==> flow/design.v <==
module sort_reg #(parameter DATA_WIDTH =8)(
    input logic clk,
    input logic rst,
    input logic clr,
    input logic GT_in,
    input logic [DATA_WIDTH-1:0] data_in,
    input logic [DATA_WIDTH-1:0] prev_data,
    input logic data_rdy,
    output logic [DATA_WIDTH-1:0] data_out,
    output logic GT
);
logic [DATA_WIDTH-1:0] data_out_d;
logic [DATA_WIDTH-1:0] data_out_q;
assign GT = (data_in >data_out_q);
assign data_out = data_out_q;
always_ff@(posedge clk or posedge rst)begin
    if(rst)begin
        data_out_q <= 'b0;
    end else if(clr) begin
        data_out_q <= 'b0;
    end else begin
        data_out_q <= data_out_d;
    end
end
always_comb begin
    if(data_rdy) begin
        if(GT && GT_in)begin
            data_out_d = prev_data;
        end else if(GT && !GT_in) begin
            data_out_d = data_in;
        end else begin
            data_out_d = data_out_q;
        end
    end else begin
        data_out_d = data_out_q;
    end
end
endmodule
module median_calc #(parameter POPSIZE = 100,DATA_WIDTH = 8)(
    input logic clk,
    input logic rst,
    input logic [DATA_WIDTH-1:0] data_in,
    input logic data_rdy,
    output [DATA_WIDTH-1:0] median,
    output data_vld
);
logic [DATA_WIDTH-1:0] data_out_array[POPSIZE:0];
logic GT_array[POPSIZE:0];
logic [$clog2(POPSIZE):0] counter_d;
logic [$clog2(POPSIZE):0] counter_q;
logic [DATA_WIDTH-1:0] median_d;
logic [DATA_WIDTH-1:0] median_q;
logic data_vld_q;
logic data_vld_d;
logic reg_rst;
logic [DATA_WIDTH-1:0] data_in_d;
logic [DATA_WIDTH-1:0] data_in_q;
logic data_rdy_d;
logic data_rdy_q;
logic reg_rst_d;
logic reg_rst_q;
assign reg_rst = reg_rst_q;
assign data_rdy_d = data_rdy;
assign data_in_d = data_in;
assign GT_array[POPSIZE] = 0;
assign data_vld = data_vld_q;
assign median = median_q;
genvar i;
generate
  for (i = 0; i < POPSIZE; i++) begin : instance_gen
    if (i == 0) begin
      sort_reg #(
        .DATA_WIDTH(DATA_WIDTH)
      ) instance_0 (
        .clk(clk),
        .rst(rst),
        .clr(reg_rst),
        .GT_in(1'b0),
        .data_in(data_in),
        .prev_data('b0),
        .data_out(data_out_array[0]),
        .GT(GT_array[0]),
        .data_rdy(data_rdy)
      );
    end else begin
      sort_reg #(
        .DATA_WIDTH(DATA_WIDTH)
      ) instance_i (
        .clk(clk),
        .rst(rst),
        .clr(reg_rst),
        .GT_in(GT_array[i-1]),  
        .data_in(data_in),
        .prev_data(data_out_array[i-1]),  
        .data_out(data_out_array[i]),
        .GT(GT_array[i]),
        .data_rdy(data_rdy)
      );
    end
  end
endgenerate
always_ff@(posedge clk or posedge rst)begin
    if(rst)begin
        counter_q <= 'b0;
        median_q <= 'b0;
        data_vld_q <= 'b0;
        data_in_q <= 'b0;
        data_rdy_q <='b0;
        reg_rst_q <= 'b0;
    end else begin
        data_in_q <=data_in_d;
        data_rdy_q <=data_rdy_d;
        counter_q <= counter_d;
        median_q <= median_d;
        data_vld_q <= data_vld_d;
        reg_rst_q <= reg_rst_d;
    end
end
always_comb begin
    reg_rst_d = 'b0;
        data_vld_d = 'b0;
        counter_d = counter_q;
        median_d = median_q;
        if (counter_q == POPSIZE) begin
            median_d = (POPSIZE % 2 == 0) ? data_out_array[POPSIZE/2 - 1] : data_out_array[POPSIZE/2];
            reg_rst_d = 'b1;
            data_vld_d = 'b1;
            counter_d = 'b0;
        end else if(counter_q == 0) begin
            reg_rst_d ='b0;
        end
        if (data_rdy) begin
            counter_d = counter_q + 1;
        end
    end
endmodule
Memo
Re: synthesis data of median_calc

Step by step through the tools: median_calc. Tool output for the design above before and after an edit, in the order of the flow. "original" refers to lines of the RTL above, "edited" to lines of the edited file. "difference" is "edited" less "original", of the values as shown; "rel. change" is that difference over "original", in percent. Library cell names are shortened. Not given: --

Top module: median_calc. Clock input: clk. Library: sky130hd. Library corner: tt_025C_1v80.

The edit. Unified diff, file above to edited file. The edit is scripted: it alters the design's behaviour and was not made to optimise anything.

```diff
@@ -42,7 +42,11 @@
     input logic [DATA_WIDTH-1:0] data_in,
     input logic data_rdy,
-    output [DATA_WIDTH-1:0] median,
+    output [DATA_WIDTH-1:0] median_ext,
     output data_vld
 );
+wire [DATA_WIDTH-1:0] median;
+logic [DATA_WIDTH-1:0] median_s1;
+always_ff @(posedge clk) median_s1 <= median;
+assign median_ext = median_s1;
 logic [DATA_WIDTH-1:0] data_out_array[POPSIZE:0];
 logic GT_array[POPSIZE:0];
```

Word-level counts. Yosys after proc, flatten, opt, wreduce and memory -nomap, before mapping. Print and check cells are not counted. Equal cells are merged and count once.

Bit counts: flip-flop bits (word level) (original 417, edited 425, difference +8, rel. change +1.92%); output and inout port bits (original 9, edited 9, difference 0, rel. change 0.00%); cells after elaboration (original 556, edited 557, difference +1, rel. change +0.18%).

Operators by class: $lt $le $gt $ge (original 50, edited 50, difference 0, rel. change 0.00%); add/subtract/negate cells (original 1, edited 1, difference 0, rel. change 0.00%); reductions and logical operators (original 249, edited 249, difference 0, rel. change 0.00%); multiplexer cells (original 202, edited 202, difference 0, rel. change 0.00%); equal/unequal tests (original 1, edited 1, difference 0, rel. change 0.00%).

Operators by type and width: 8-bit 2-to-1 mux (original 201, edited 201, difference 0, rel. change 0.00%); 1-bit logical AND (original 98, edited 98, difference 0, rel. change 0.00%); 8-bit > comparator (original 50, edited 50, difference 0, rel. change 0.00%); 2-bit AND reduction (original 50, edited 50, difference 0, rel. change 0.00%); 1-bit logical NOT (original 49, edited 49, difference 0, rel. change 0.00%); 3-bit nonzero test (original 49, edited 49, difference 0, rel. change 0.00%); 2-bit nonzero test (original 3, edited 3, difference 0, rel. change 0.00%); 8-bit by 1-bit adder with 8-bit output (second input constant) (original 1, edited 1, difference 0, rel. change 0.00%); 8-bit by 7-bit == test with 1-bit output (second input constant) (original 1, edited 1, difference 0, rel. change 0.00%); 1-bit 2-to-1 mux (original 1, edited 1, difference 0, rel. change 0.00%).

Longest topological paths. Depth = most cells in a row (Yosys ltp): at word level without a register or memory, in the mapped netlist without a sequential cell, where the memories' decode and read muxes count.

Logic depth: depth in word-level cells (original 7, edited 7, difference 0, rel. change 0.00%); ABC_AREA (original 0, edited 0); gate-level depth with buffers (original 12, edited 12, difference 0, rel. change 0.00%); gate-level depth less buffers (original 8, edited 8, difference 0, rel. change 0.00%).

After synthesis. Yosys stat after the flow's synthesis: flattened, memories mapped to cells. It holds for the ABC_AREA given above (unset counts as 0); a run with the other value may have another netlist.

Mapped netlist: standard cells after synthesis (original 3070, edited 3077, difference +7, rel. change +0.23%); mapped area (µm²) (original 30292.8, edited 30468.0, difference +175.2, rel. change +0.58%); flip-flops (original 417, edited 425, difference +8, rel. change +1.92%).

Cells by type: dfxtp_1 (original 0, edited 8, difference +8); buf_2 (original 81, edited 75, difference -6, rel. change -7.41%); clkbuf_1 (original 67, edited 73, difference +6, rel. change +8.96%); nand4_1 (original 141, edited 144, difference +3, rel. change +2.13%); a21oi_1 (original 163, edited 165, difference +2, rel. change +1.23%); nor2_1 (original 32, edited 30, difference -2, rel. change -6.25%); o21ba_2 (original 15, edited 17, difference +2, rel. change +13.33%); xnor2_1 (original 0, edited 2, difference +2); nand3_1 (original 210, edited 209, difference -1, rel. change -0.48%); nand2_1 (original 74, edited 73, difference -1, rel. change -1.35%); a21o_1 (original 29, edited 28, difference -1, rel. change -3.45%); o21ai_0 (original 28, edited 27, difference -1, rel. change -3.57%); buf_1 (original 26, edited 25, difference -1, rel. change -3.85%); buf_4 (original 24, edited 25, difference +1, rel. change +4.17%); a211oi_1 (original 6, edited 5, difference -1, rel. change -16.67%); a21oi_2 (original 5, edited 4, difference -1, rel. change -20.00%); and2_1 (original 3, edited 2, difference -1, rel. change -33.33%); buf_6 (original 3, edited 4, difference +1, rel. change +33.33%).

Not every row of either side is listed. The figures by module come from a second, unflattened synthesis with its own total; it is not the netlist above.

Second synthesis, totals: cells (unflattened synthesis) (original 3561, edited 3569, difference +8, rel. change +0.22%); area total of the unflattened synthesis (µm²) (original 36040.8, edited 36201.0, difference +160.2, rel. change +0.44%).

Rows give one instance, submodules left out.

Modules, original: sort_reg #(DATA_WIDTH=8) (sequential area 200.2 µm², times used 50, area 705.7 µm², cells 70); median_calc (sequential area 425.4 µm², times used 1, area 757.0 µm², cells 61).

Modules, edited: sort_reg #(DATA_WIDTH=8) (sequential area 200.2 µm², times used 50, area 705.7 µm², cells 70); median_calc (sequential area 585.6 µm², times used 1, area 917.1 µm², cells 69).

Path before layout. OpenSTA on the mapped netlist: ideal clock, no wires. The path of least setup slack (recovery checks aside). Input and output delay are each 20% of the period. Register names are those of the netlist, which keeps one name where synthesis merged equal registers.

Timing after synthesis: kind (original input to register, edited input to register); start (original in data_in[0], edited in data_in[0]); end (original reg instance_gen[0].genblk1.instance_0.data_out_q[0], edited reg instance_gen[0].genblk1.instance_0.data_out_q[0]); data required time (ns) (original 3.379, edited 3.379, difference 0.000, rel. change 0.00%); stages on the path (original 12, edited 12, difference 0, rel. change 0.00%); slack (ns) (original -0.021, edited -0.022, difference -0.001); arrival time (ns) (original 3.400, edited 3.401, difference +0.001, rel. change +0.03%); buffers on the path (original 4, edited 4, difference 0, rel. change 0.00%); delay of the path (ns) (original 2.821, edited 2.822, difference +0.001, rel. change +0.04%); library setup time (ns) (original 0.121, edited 0.121, difference 0.000); clock period (ns) (original 3.5, edited 3.5, difference 0.0, rel. change 0.00%); launch time at the first pin (ns) (original 0.700, edited 0.700, difference 0.000, rel. change 0.00%); synthesis period reached (ns) (original 3.521, edited 3.522, difference +0.001, rel. change +0.03%).

"delay of the path" is the arrival time less input delay plus setup time. "stages on the path" counts driving pins, that of a launching flip-flop among them; a cell with two outputs on the path counts twice. "synthesis period reached" = period - worst setup slack (recovery checks aside). The figure is calculated, with input and output delays left at 20% of the set period. The rows between start and end are the longest chain of elaborated cells between them; the timing report does not say that the signal goes this way. Where chains are equally long, one stands for them. A line is the first line of the expression or statement that the cell stems from. Yosys adds cells for indexed reads and writes and turns some case tables into memories. At most two assigning lines are given for a register; there are more.

On the way, after synthesis, original:
Path through: clkbuf_1 > clkbuf_1 > inv_1 > ha_1 > nor2b_4 > o211ai_2 > a21oi_1 > o32a_1 > buf_6 > and2_4 > buf_6 > a22o_1. The figure for cells in the longest elaborated chain is 4. The figure for elaborated cells between the ends (all ways) is 6. Those cells by class: compare (1); mux (3); reduce/logical (2).

Ends and longest elaborated chain, after synthesis, original: start, declared (line 42) `input logic [DATA_WIDTH-1:0] data_in,`; 8-bit > comparator (line 14) `assign GT = (data_in >data_out_q);`; 8-bit 2-to-1 mux (line 29) `end else if(GT && !GT_in) begin`; 8-bit 2-to-1 mux (line 26) `if(data_rdy) begin`; 8-bit 2-to-1 mux (line 19) `end else if(clr) begin`; end, assigned (line 18) `data_out_q <= 'b0;`; end, assigned (line 22) `data_out_q <= data_out_d;`; end, declared (line 13) `logic [DATA_WIDTH-1:0] data_out_q;`.

On the way, after synthesis, edited:
Path through: clkbuf_1 > clkbuf_1 > inv_1 > ha_1 > nor2b_4 > o211ai_2 > a21oi_1 > o32a_1 > buf_6 > and2_4 > buf_6 > a22o_1. The figure for cells in the longest elaborated chain is 4. The figure for elaborated cells between the ends (all ways) is 6. Those cells by class: compare (1); mux (3); reduce/logical (2).

Ends and longest elaborated chain, after synthesis, edited: start, declared (line 42) `input logic [DATA_WIDTH-1:0] data_in,`; 8-bit > comparator (line 14) `assign GT = (data_in >data_out_q);`; 8-bit 2-to-1 mux (line 29) `end else if(GT && !GT_in) begin`; 8-bit 2-to-1 mux (line 26) `if(data_rdy) begin`; 8-bit 2-to-1 mux (line 19) `end else if(clr) begin`; end, assigned (line 18) `data_out_q <= 'b0;`; end, assigned (line 22) `data_out_q <= data_out_d;`; end, declared (line 13) `logic [DATA_WIDTH-1:0] data_out_q;`.

Worst path after layout. From the final timing report of each run of pair 1: the path of least setup slack in the routed layout; clock arrival at registers is part of the times.

Timing after layout: kind (original register to output, edited register to output); start (original reg data_vld_q, edited reg data_vld_q); end (original out data_vld, edited out data_vld); arrival time (ns) (original 2.17, edited 2.15, difference -0.02, rel. change -0.92%); clock period (ns) (original 3.5, edited 3.5, difference 0.0, rel. change 0.00%); slack (ns) (original 0.63, edited 0.65, difference +0.02); buffers on the path (original 1, edited 1, difference 0, rel. change 0.00%); stages on the path (original 2, edited 2, difference 0, rel. change 0.00%); data required time (ns) (original 2.80, edited 2.80, difference 0.00, rel. change 0.00%); launch time at the first pin (ns) (original 0.60, edited 0.58, difference -0.02, rel. change -3.33%).

On the way, after layout, original:
Path through: dfrtp_4 > clkdlybuf4s50_1. The figure for cells in the longest elaborated chain is 0. The figure for elaborated cells between the ends (all ways) is 0.

Ends and longest elaborated chain, after layout, original: start, declared (line 53) `logic data_vld_q;`; start, assigned (line 106) `data_vld_q <= 'b0;`; start, assigned (line 115) `data_vld_q <= data_vld_d;`; end, declared (line 45) `output data_vld`.

On the way, after layout, edited:
Path through: dfrtp_4 > clkdlybuf4s50_1. The figure for cells in the longest elaborated chain is 0. The figure for elaborated cells between the ends (all ways) is 0.

Ends and longest elaborated chain, after layout, edited: start, declared (line 57) `logic data_vld_q;`; start, assigned (line 110) `data_vld_q <= 'b0;`; start, assigned (line 119) `data_vld_q <= data_vld_d;`; end, declared (line 45) `output data_vld`.

Flow runs. Both versions went through the flow (Yosys, OpenROAD) with the same settings in each pair. Constraints: input delay and output delay 20% of the set period each, output load 0.01 pF.

Settings, pair 1:
Under CORE_UTILIZATION stands 40. The figure for PLACE_DENSITY is 0.6. The figure for period_ns is 3.5. The figure for CAP_MARGIN is 20. The entry for CORE_MARGIN reads 2. Under SLEW_MARGIN stands 20.

Measured results, pair 1: clock period achieved (ns) (original 2.873, edited 2.853, difference -0.020, rel. change -0.70%); total power after layout (uW) (original 27202, edited 27718, difference +516, rel. change +1.90%); utilization after layout (original 0.447, edited 0.448, difference +0.001); worst setup slack after layout (ns) (original 0.627, edited 0.647, difference +0.020); standard-cell area after routing (µm²) (original 33420.8, edited 33883.7, difference +462.9, rel. change +1.39%); post-route setup TNS (ns) (original 0.000, edited 0.000, difference 0.000); cell area after synthesis (µm²) (original 30292.8, edited 30468.0, difference +175.2, rel. change +0.58%); total die area (µm²) (original 77949.8, edited 78394.4, difference +444.6, rel. change +0.57%).

Settings, pair 2:
The figure for ABC_AREA is 0. The figure for CELL_PAD_IN_SITES_DETAIL_PLACEMENT is 0. Under CORE_ASPECT_RATIO stands 0.99. Under CORE_UTILIZATION stands 44. For CTS_CLUSTER_SIZE the number is 60. The figure for GPL_ROUTABILITY_DRIVEN is 0. The entry for TNS_END_PERCENT reads 30. The figure for period_ns is 1.93. The figure for CAP_MARGIN is 20. The entry for CORE_MARGIN reads 2. Under SLEW_MARGIN stands 20.

Measured results, pair 2: clock period achieved (ns) (original 2.103, edited 2.075, difference -0.028, rel. change -1.33%); total power after layout (uW) (original 58367, edited 59684, difference +1317, rel. change +2.26%); utilization after layout (original 0.566, edited 0.574, difference +0.008); worst setup slack after layout (ns) (original -0.173, edited -0.145, difference +0.028); standard-cell area after routing (µm²) (original 38479.4, edited 39172.6, difference +693.2, rel. change +1.80%); post-route setup TNS (ns) (original -12.454, edited -13.178, difference -0.724); cell area after synthesis (µm²) (original 30292.8, edited 30468.0, difference +175.2, rel. change +0.58%); total die area (µm²) (original 70961.9, edited 71366.0, difference +404.1, rel. change +0.57%).

"clock period achieved" is the run's clock period less its worst setup slack. It is reckoned from that one timing run; input and output delays stay at 20% of the period that was set. "total power after layout": no workload was simulated; the value follows from the tool's default switching activity.
